==> flow/design.v <==
module mult(input [3:0] a, input [3:0] b, output reg [8:0] c
    );
always@(*)
c= a*b;
endmodule
module ad(input [8:0] a1, input [8:0] b1, output reg [9:0] c1
    );
always@(*)
c1= a1+b1;
endmodule
module ad2(input [8:0] a2, input [9:0] b2, output reg [10:0] c2
    );
always@(*)
c2= a2+b2;
endmodule
module ad3(input [8:0] a3, input [10:0] b3, output reg [11:0] c3
    );
always@(*)
c3= a3+b3;
endmodule
`timescale 1ns / 1ps
module mem_ram (input clk, wren, 
                input [3:0] d11,input [3:0] d12,input [3:0] d13,input [3:0] d14,input [3:0] d15,input [3:0] d16,input [3:0] d17,input [3:0]d18,
					 input [3:0] d21,input [3:0] d22,input [3:0] d23,input [3:0] d24,input [3:0] d25,input [3:0] d26,input [3:0] d27,input [3:0]d28,
					 input [3:0] d31,input [3:0] d32,input [3:0] d33,input [3:0] d34,input [3:0] d35,input [3:0] d36,input [3:0] d37,input [3:0]d38,
					 input [3:0] d41,input [3:0] d42,input [3:0] d43,input [3:0] d44,input [3:0] d45,input [3:0] d46,input [3:0] d47,input [3:0]d48,
					 input [3:0] r1,input [3:0] r2,
					 input [3:0] r3,input [3:0] r4,
					 output [11:0] w_sum11,
					 output [11:0] w_sum12,
					 output [11:0] w_sum13,
					 output [11:0] w_sum14,
					 output [11:0] w_sum15,
					 output [11:0] w_sum16,
					 output [11:0] w_sum17,
					 output [11:0] w_sum18
					 );
  reg [31:0] mem [3:0];  
  wire [8:0] p11, p21,p31,p41;
  wire [8:0] p12, p22,p32,p42;
  wire [8:0] p13, p23,p33,p43;
  wire [8:0] p14, p24,p34,p44;
  wire [8:0] p15, p25,p35,p45;
  wire [8:0] p16, p26,p36,p46;
  wire [8:0] p17, p27,p37,p47;
  wire [8:0] p18, p28,p38,p48;
wire [9:0] s11,s12,s13,s14,s15,s16,s17,s18;
wire [10:0] s21,s22,s23,s24,s25,s26,s27,s28;
wire [11:0] s31,s32,s33,s34,s35,s36,s37,s38;
  always @(posedge clk) 
      begin
            if (wren) begin
                mem[0][31-:4]<=d11;
					 mem[0][27-:4] <=d12;
					 mem[0][23-:4]<=d13;
					 mem[0][19-:4]<=d14;
					 mem[0][15-:4]<=d15;
					 mem[0][11-:4]<=d16;
					 mem[0][7-:4]<=d17;
					 mem[0][3-:4]<=d18;
					 mem[1][31-:4]<=d21;
					 mem[1][27-:4] <=d22;
					 mem[1][23-:4]<=d23;
					 mem[1][19-:4]<=d24;
					 mem[1][15-:4]<=d25;
					 mem[1][11-:4]<=d26;
					 mem[1][7-:4]<=d27;
					 mem[1][3-:4]<=d28;
					 mem[2][31-:4]<=d31;
					 mem[2][27-:4] <=d32;
					 mem[2][23-:4]<=d33;
					 mem[2][19-:4]<=d34;
					 mem[2][15-:4]<=d35;
					 mem[2][11-:4]<=d36;
					 mem[2][7-:4]<=d37;
					 mem[2][3-:4]<=d38;
					 mem[3][31-:4]<=d41;
					 mem[3][27-:4] <=d42;
					 mem[3][23-:4]<=d43;
					 mem[3][19-:4]<=d44;
					 mem[3][15-:4]<=d45;
					 mem[3][11-:4]<=d46;
					 mem[3][7-:4]<=d47;
					 mem[3][3-:4]<=d48;
            end
		end		 
generate
   mult m11(.a(r1),
				.b(mem[0][31-:4]),
				.c(p11) 
				);
	mult m21(
	         .a(r2),
				.b(mem[1][31-:4]),
				.c(p21)
	         );		
   mult m31(
	         .a(r3),
				.b(mem[2][31-:4]),
				.c(p31)
	         );		
   mult m41(
	         .a(r4),
				.b(mem[3][31-:4]), 
				.c(p41)
	         );	
  ad add11 ( 
            .a1(p11),
				.b1(p21),
				.c1(s11)
           );  
  ad2 add21 (
            .b2(s11),
				.a2(p31),
				.c2(s21)
          );
  ad3 add31 (
             .b3(s21),
				 .a3(p41),
				 .c3(s31)
				 );
    mult m12(.a(r1),
				.b(mem[0][27-:4]),
				.c(p12)
				);
	mult m22(
	         .a(r2),
				.b(mem[1][27-:4]),
				.c(p22)
	         );		
   mult m32(
	         .a(r3),
				.b(mem[2][27-:4]),
				.c(p32)
	         );		
   mult m42(
	         .a(r4),
				.b(mem[3][27-:4]), 
				.c(p42)
	         );	
  ad add12 ( 
            .a1(p12),
				.b1(p22),
				.c1(s12)
           );  
  ad2 add22 (
            .b2(s12),
				.a2(p32),
				.c2(s22)
          );
  ad3 add32 (
             .b3(s22),
				 .a3(p42),
				 .c3(s32)
				 );
   mult m13(.a(r1),
				.b(mem[0][23-:4]),
				.c(p13)
				);
	mult m23(
	         .a(r2),
				.b(mem[1][23-:4]),
				.c(p23)
	         );		
   mult m33(
	         .a(r3),
				.b(mem[2][23-:4]),
				.c(p33)
	         );		
   mult m43(
	         .a(r4),
				.b(mem[3][23-:4]), 
				.c(p43)
	         );	
  ad add13 ( 
            .a1(p13),
				.b1(p23),
				.c1(s13)
           );  
  ad2 add23 (
            .b2(s13),
				.a2(p33),
				.c2(s23)
          );
  ad3 add33 (
             .b3(s23),
				 .a3(p43),
				 .c3(s33)
				 );
  mult m14(.a(r1),
				.b(mem[0][19-:4]),
				.c(p14)
				);
	mult m24(
	         .a(r2),
				.b(mem[1][19-:4]),
				.c(p24)
	         );		
   mult m34(
	         .a(r3),
				.b(mem[2][19-:4]),
				.c(p34)
	         );		
   mult m44(
	         .a(r4),
				.b(mem[3][19-:4]), 
				.c(p44)
	         );	
  ad add14 ( 
            .a1(p14),
				.b1(p24),
				.c1(s14)
           );  
  ad2 add24 (
            .b2(s14),
				.a2(p34),
				.c2(s24)
          );
  ad3 add34 (
             .b3(s24),
				 .a3(p44),
				 .c3(s34)
				 );
  mult m15(.a(r1),
				.b(mem[0][15-:4]),
				.c(p15)
				);
	mult m25(
	         .a(r2),
				.b(mem[1][15-:4]),
				.c(p25)
	         );		
   mult m35(
	         .a(r3),
				.b(mem[2][15-:4]),
				.c(p35)
	         );		
   mult m45(
	         .a(r4),
				.b(mem[3][15-:4]), 
				.c(p45)
	         );	
  ad add15 ( 
            .a1(p15),
				.b1(p25),
				.c1(s15)
           );  
  ad2 add25 (
            .b2(s15),
				.a2(p35),
				.c2(s25)
          );
  ad3 add35 (
             .b3(s25),
				 .a3(p45),
				 .c3(s35)
				 );
   mult m16(.a(r1),
				.b(mem[0][11-:4]),
				.c(p16)
				);
	mult m26(
	         .a(r2),
				.b(mem[1][11-:4]),
				.c(p26)
	         );		
   mult m36(
	         .a(r3),
				.b(mem[2][11-:4]),
				.c(p36)
	         );		
   mult m46(
	         .a(r4),
				.b(mem[3][11-:4]), 
				.c(p46)
	         );	
  ad add16 ( 
            .a1(p16),
				.b1(p26),
				.c1(s16)
           );  
  ad2 add26 (
            .b2(s16),
				.a2(p36),
				.c2(s26)
          );
  ad3 add36 (
             .b3(s26),
				 .a3(p46),
				 .c3(s36)
				 );
   mult m17(.a(r1),
				.b(mem[0][7-:4]),
				.c(p17)
				);
	mult m27(
	         .a(r2),
				.b(mem[1][7-:4]),
				.c(p27)
	         );		
   mult m37(
	         .a(r3),
				.b(mem[2][7-:4]),
				.c(p37)
	         );		
   mult m47(
	         .a(r4),
				.b(mem[3][7-:4]), 
				.c(p47)
	         );	
  ad add17 ( 
            .a1(p17),
				.b1(p27),
				.c1(s17)
           );  
  ad2 add27 (
            .b2(s17),
				.a2(p37),
				.c2(s27)
          );
  ad3 add37 (
             .b3(s27),
				 .a3(p47),
				 .c3(s37)
				 );
  mult m18(.a(r1),
				.b(mem[0][3-:4]),
				.c(p18)
				);
	mult m28(
	         .a(r2),
				.b(mem[1][3-:4]),
				.c(p28)
	         );		
   mult m38(
	         .a(r3),
				.b(mem[2][3-:4]),
				.c(p38)
	         );		
   mult m48(
	         .a(r4),
				.b(mem[3][3-:4]), 
				.c(p48)
	         );	
  ad add18 ( 
            .a1(p18),
				.b1(p28),
				.c1(s18)
           );  
  ad2 add28 (
            .b2(s18),
				.a2(p38),
				.c2(s28)
          );
  ad3 add38 (
             .b3(s28),
				 .a3(p48),
				 .c3(s38)
				 );
assign w_sum11 =s31;
assign w_sum12 =s32;
assign w_sum13 =s33;
assign w_sum14 =s34;
assign w_sum15 =s35;
assign w_sum16 =s36;
assign w_sum17 =s37;
assign w_sum18 =s38;
endgenerate
endmodule
From RTL to reports: mem_ram
The steps from the RTL of mem_ram to its reports follow in flow order. Line numbers count from 1 in the design file above. Library cell names are shortened. A cell with n/a has no value.

Design top: mem_ram. Clock input: clk. Cell library: sky130hd. Corner: tt_025C_1v80.

After elaboration
Yosys after proc, flatten, opt, wreduce and memory -nomap, before mapping. Enables and synchronous resets that opt folds into registers are not counted as muxes. Print and check cells are not counted. Equal cells are merged and count once.

Register bits after elaboration: 128. Under latch bits stands 0. The figure for memory bits (writable) is 0. For bits in read-only memories the number is 0. The entry for clocked read ports x word width reads 0. Under memories kept stands 0. Under input bits stands 146. The figure for output and inout port bits is 96. The figure for cells after elaboration is 88.

Under add/sub/neg operators stands 24. For multiply operators the number is 32. Divide/modulo/power cells: 0. The figure for order comparisons is 0. The figure for equality and inequality tests is 0. For shift-type cells the number is 0. The figure for muxes and demuxes is 0. The figure for bitwise logic cells is 0. Reduce/logical cells: 0.

Operators with widths (count): multiplier 4 x 4 -> 8 bit (32); adder 8 x 10 -> 11 bit (8); adder 8 x 9 -> 10 bit (8); adder 8 x 8 -> 9 bit (8).

Logic depth
Yosys ltp: most cells in a row. Word level: on the elaborated netlist, between registers, memories and ports. Mapped: between sequential cells and ports; inverters and the memories' decode and read muxes count.

The figure for depth in word-level cells is 4. The figure for ABC_AREA is 1. For depth in mapped cells the number is 22. For depth with buffers taken out the number is 21.

Mapped cells and area
Yosys stat after the flow's synthesis: flattened, memories mapped to cells. It holds for the ABC_AREA given above (unset counts as 0); a run with the other value may have another netlist. Totals and module areas in this step are rounded.

Cell types: fa_1 (count 384, total area 7.69E+03 µm²); edfxtp_1 (count 128, total area 3.84E+03 µm²); inv_1 (count 980, total area 3.68E+03 µm²); ha_1 (count 288, total area 3.6E+03 µm²); nand2_1 (count 700, total area 2627.52 µm²); buf_2 (count 48, total area 240.23 µm²); nand3_1 (count 32, total area 160.154 µm²); xor2_1 (count 15, total area 131.376 µm²); a21oi_1 (count 20, total area 100.096 µm²); nand3b_4 (count 4, total area 80.077 µm²); xnor2_1 (count 9, total area 78.826 µm²); nor2_1 (count 18, total area 67.565 µm²); buf_4 (count 8, total area 60.058 µm²); nand3_2 (count 6, total area 60.058 µm²); nand3b_1 (count 6, total area 45.043 µm²); or2_4 (count 5, total area 43.792 µm²); and2_1 (count 5, total area 31.28 µm²); o21ai_0 (count 5, total area 25.024 µm²).

Not listed: further types 4, cells in them 7.

Under mapped cells stands 2668. For mapped area the number is 0.0226 mm². Sequential part of the area: 0.00384 mm². For mapped flip-flops the number is 128. The entry for buffers reads 56.

Timing after synthesis
Path of least setup slack by OpenSTA after synthesis, without wires, with an ideal clock, recovery checks aside; 20% of the period is set as input and as output delay. Where synthesis merged equal registers, the netlist keeps one of their names.

Path type: input-to-output. Start point: in r3[3]. End point: out w_sum13[5]. Clock period: 10000 ps. For external input delay the number is 2000 ps. For output delay the number is 2000 ps. For time at the first pin the number is 2000 ps. The entry for arrival reads 6168 ps. For required time the number is 8000 ps. For path slack the number is 1832 ps. The entry for path delay reads 4168 ps. Stages: 17. Under path buffers stands 1. The figure for period reached after synthesis is 8168 ps.

"path delay" is the arrival time less input delay plus setup time. At an output port there is no setup time. "stages" counts driving pins, that of a launching flip-flop among them; a cell with two outputs on the path counts twice. "period reached after synthesis" is the clock period less the worst setup slack; recovery checks do not enter. This is arithmetic on one report: input and output delays are still those of the set period (20% each). Between the ends stands the longest chain of elaborated cells between them, by number of cells; it is not shown to be the way that was timed. Of several equally long chains one is given. A line is the first line of the expression or statement that the cell stems from. Yosys adds cells for indexed reads and writes and turns some case tables into memories.

Cell sequence: buf_2 > nand2_1 > inv_1 > fa_1 > inv_1 > fa_1 > inv_1 > fa_1 > fa_1 > inv_1 > fa_1 > fa_1 > inv_1 > ha_1 > or2_4 > nand2_1 > xor2_1. The figure for cells in the longest elaborated chain is 3. The figure for elaborated cells between the ends (all ways) is 3. The figure for source lines of those cells is 3. Those cells by class: 2 x add/sub; 1 x mul.

RTL lines, path post-synthesis: start: declaration (line 28) `input [3:0] r3,input [3:0] r4,`; multiplier 4 x 4 -> 8 bit (line 4) `c= a*b;`; adder 8 x 9 -> 10 bit (line 14) `c2= a2+b2;`; adder 8 x 10 -> 11 bit (line 19) `c3= a3+b3;`; end: declaration (line 31) `output [11:0] w_sum13,`.

Worst path after layout
From the final timing report of entry A: the path of least setup slack in the routed layout; clock arrival at registers is part of the times. The path's times are printed in steps of 10 ps; the period is the one set.

Path type: input-to-output. Start point: in r2[3]. End point: out w_sum14[7]. Clock period: 6150 ps. For external input delay the number is 1230 ps. For output delay the number is 1230 ps. For time at the first pin the number is 1230 ps. The entry for arrival reads 5630 ps. For required time the number is 4920 ps. For path slack the number is -710 ps. Stages: 21. Under path buffers stands 3.

Between the ends stands the longest chain of elaborated cells between them, by number of cells; it is not shown to be the way that was timed. Of several equally long chains one is given.

Cell sequence: buf_12 > buf_16 > nand2_4 > inv_2 > fa_1 > inv_2 > fa_2 > inv_2 > fa_2 > fa_2 > fa_1 > inv_1 > fa_1 > inv_2 > ha_4 > or2_4 > nand3b_1 > nand2_1 > nand2_1 > nand2_2 > buf_6. The figure for cells in the longest elaborated chain is 4. The figure for elaborated cells between the ends (all ways) is 4. The figure for source lines of those cells is 4. Those cells by class: 3 x add/sub; 1 x mul.

RTL lines, path post-layout: start: declaration (line 27) `input [3:0] r1,input [3:0] r2,`; multiplier 4 x 4 -> 8 bit (line 4) `c= a*b;`; adder 8 x 8 -> 9 bit (line 9) `c1= a1+b1;`; adder 8 x 9 -> 10 bit (line 14) `c2= a2+b2;`; adder 8 x 10 -> 11 bit (line 19) `c3= a3+b3;`; end: declaration (line 32) `output [11:0] w_sum14,`.

Subject: flow runs of mem_ram

Hi,

Record of 4 stored runs of the RTL-to-layout flow on mem_ram, platform sky130hd. The runs are unordered. Constraints: input delay and output delay 20% of the set period each, output load 0.01 pF. "clock period reached" means the clock period less the worst setup slack. The figure is calculated, with input and output delays left at 20% of the set period. By "allowed time less slack (worst setup path)" is meant the share of the clock period that the worst setup path is allowed (20% is reserved at inputs, 20% at outputs), minus its slack. Clock arrival times at its registers enter into it. "allowed time less slack (worst setup path)" is given in steps of 10 ps. The measured numbers are rounded.

Entry A has these settings: ABC_AREA 1; CORE_MARGIN 5; CTS_CLUSTER_DIAMETER 51; GPL_ROUTABILITY_DRIVEN 0; HOLD_SLACK_MARGIN 0.26; MIN_ROUTING_LAYER met1; PLACE_DENSITY 0.74; TNS_END_PERCENT 85; period_ns 6.15; CAP_MARGIN 20; CORE_UTILIZATION 40; SLEW_MARGIN 20. The utilization after routing stands at 0.551. The synthesis area reads 0.0226 mm². The standard-cell area after routing comes to 0.0309 mm². The die footprint is 0.0614 mm². For the worst hold slack in the final report the run shows 1280 ps. The allowed time less slack (worst setup path) reads 4400 ps. Kind of the worst setup path: input-to-output. The setup slack of the worst path comes to -712 ps. The clock period reached comes to 6862 ps. The summed negative setup slack stands at -37200 ps.

Entry B has these settings: CORE_MARGIN 10; HOLD_SLACK_MARGIN 0.2; MIN_ROUTING_LAYER met1; TNS_END_PERCENT 85; period_ns 10.0; CAP_MARGIN 20; CORE_UTILIZATION 40; SLEW_MARGIN 20. The utilization after routing stands at 0.477. The synthesis area reads 0.0218 mm². The standard-cell area after routing comes to 0.0257 mm². The die footprint is 0.0644 mm². For the worst hold slack in the final report the run shows 2060 ps. The allowed time less slack (worst setup path) reads 5580 ps. Kind of the worst setup path: input-to-output. The setup slack of the worst path comes to 421 ps. The clock period reached comes to 9579 ps. The summed negative setup slack stands at 0 ps.

Entry C has these settings: CORE_UTILIZATION 58; HOLD_SLACK_MARGIN 0.07; SETUP_SLACK_MARGIN 0.31; SLEW_MARGIN 35; period_ns 5.6; CAP_MARGIN 20; CORE_MARGIN 2. The utilization after routing stands at 0.822. The synthesis area reads 0.0218 mm². The standard-cell area after routing comes to 0.0308 mm². The die footprint is 0.0392 mm². For the worst hold slack in the final report the run shows 1200 ps. The allowed time less slack (worst setup path) reads 4700 ps. Kind of the worst setup path: input-to-output. The setup slack of the worst path comes to -1340 ps. The clock period reached comes to 6935 ps. The summed negative setup slack stands at -71200 ps.

Entry D has these settings: CORE_UTILIZATION 71; period_ns 9.71; CAP_MARGIN 20; CORE_MARGIN 2; SLEW_MARGIN 20. The utilization after routing stands at 0.838. The synthesis area reads 0.0218 mm². The standard-cell area after routing comes to 0.0255 mm². The die footprint is 0.0322 mm². For the worst hold slack in the final report the run shows 1970 ps. The allowed time less slack (worst setup path) reads 5650 ps. Kind of the worst setup path: input-to-output. The setup slack of the worst path comes to 178 ps. The clock period reached comes to 9532 ps. The summed negative setup slack stands at 0 ps.

Regards
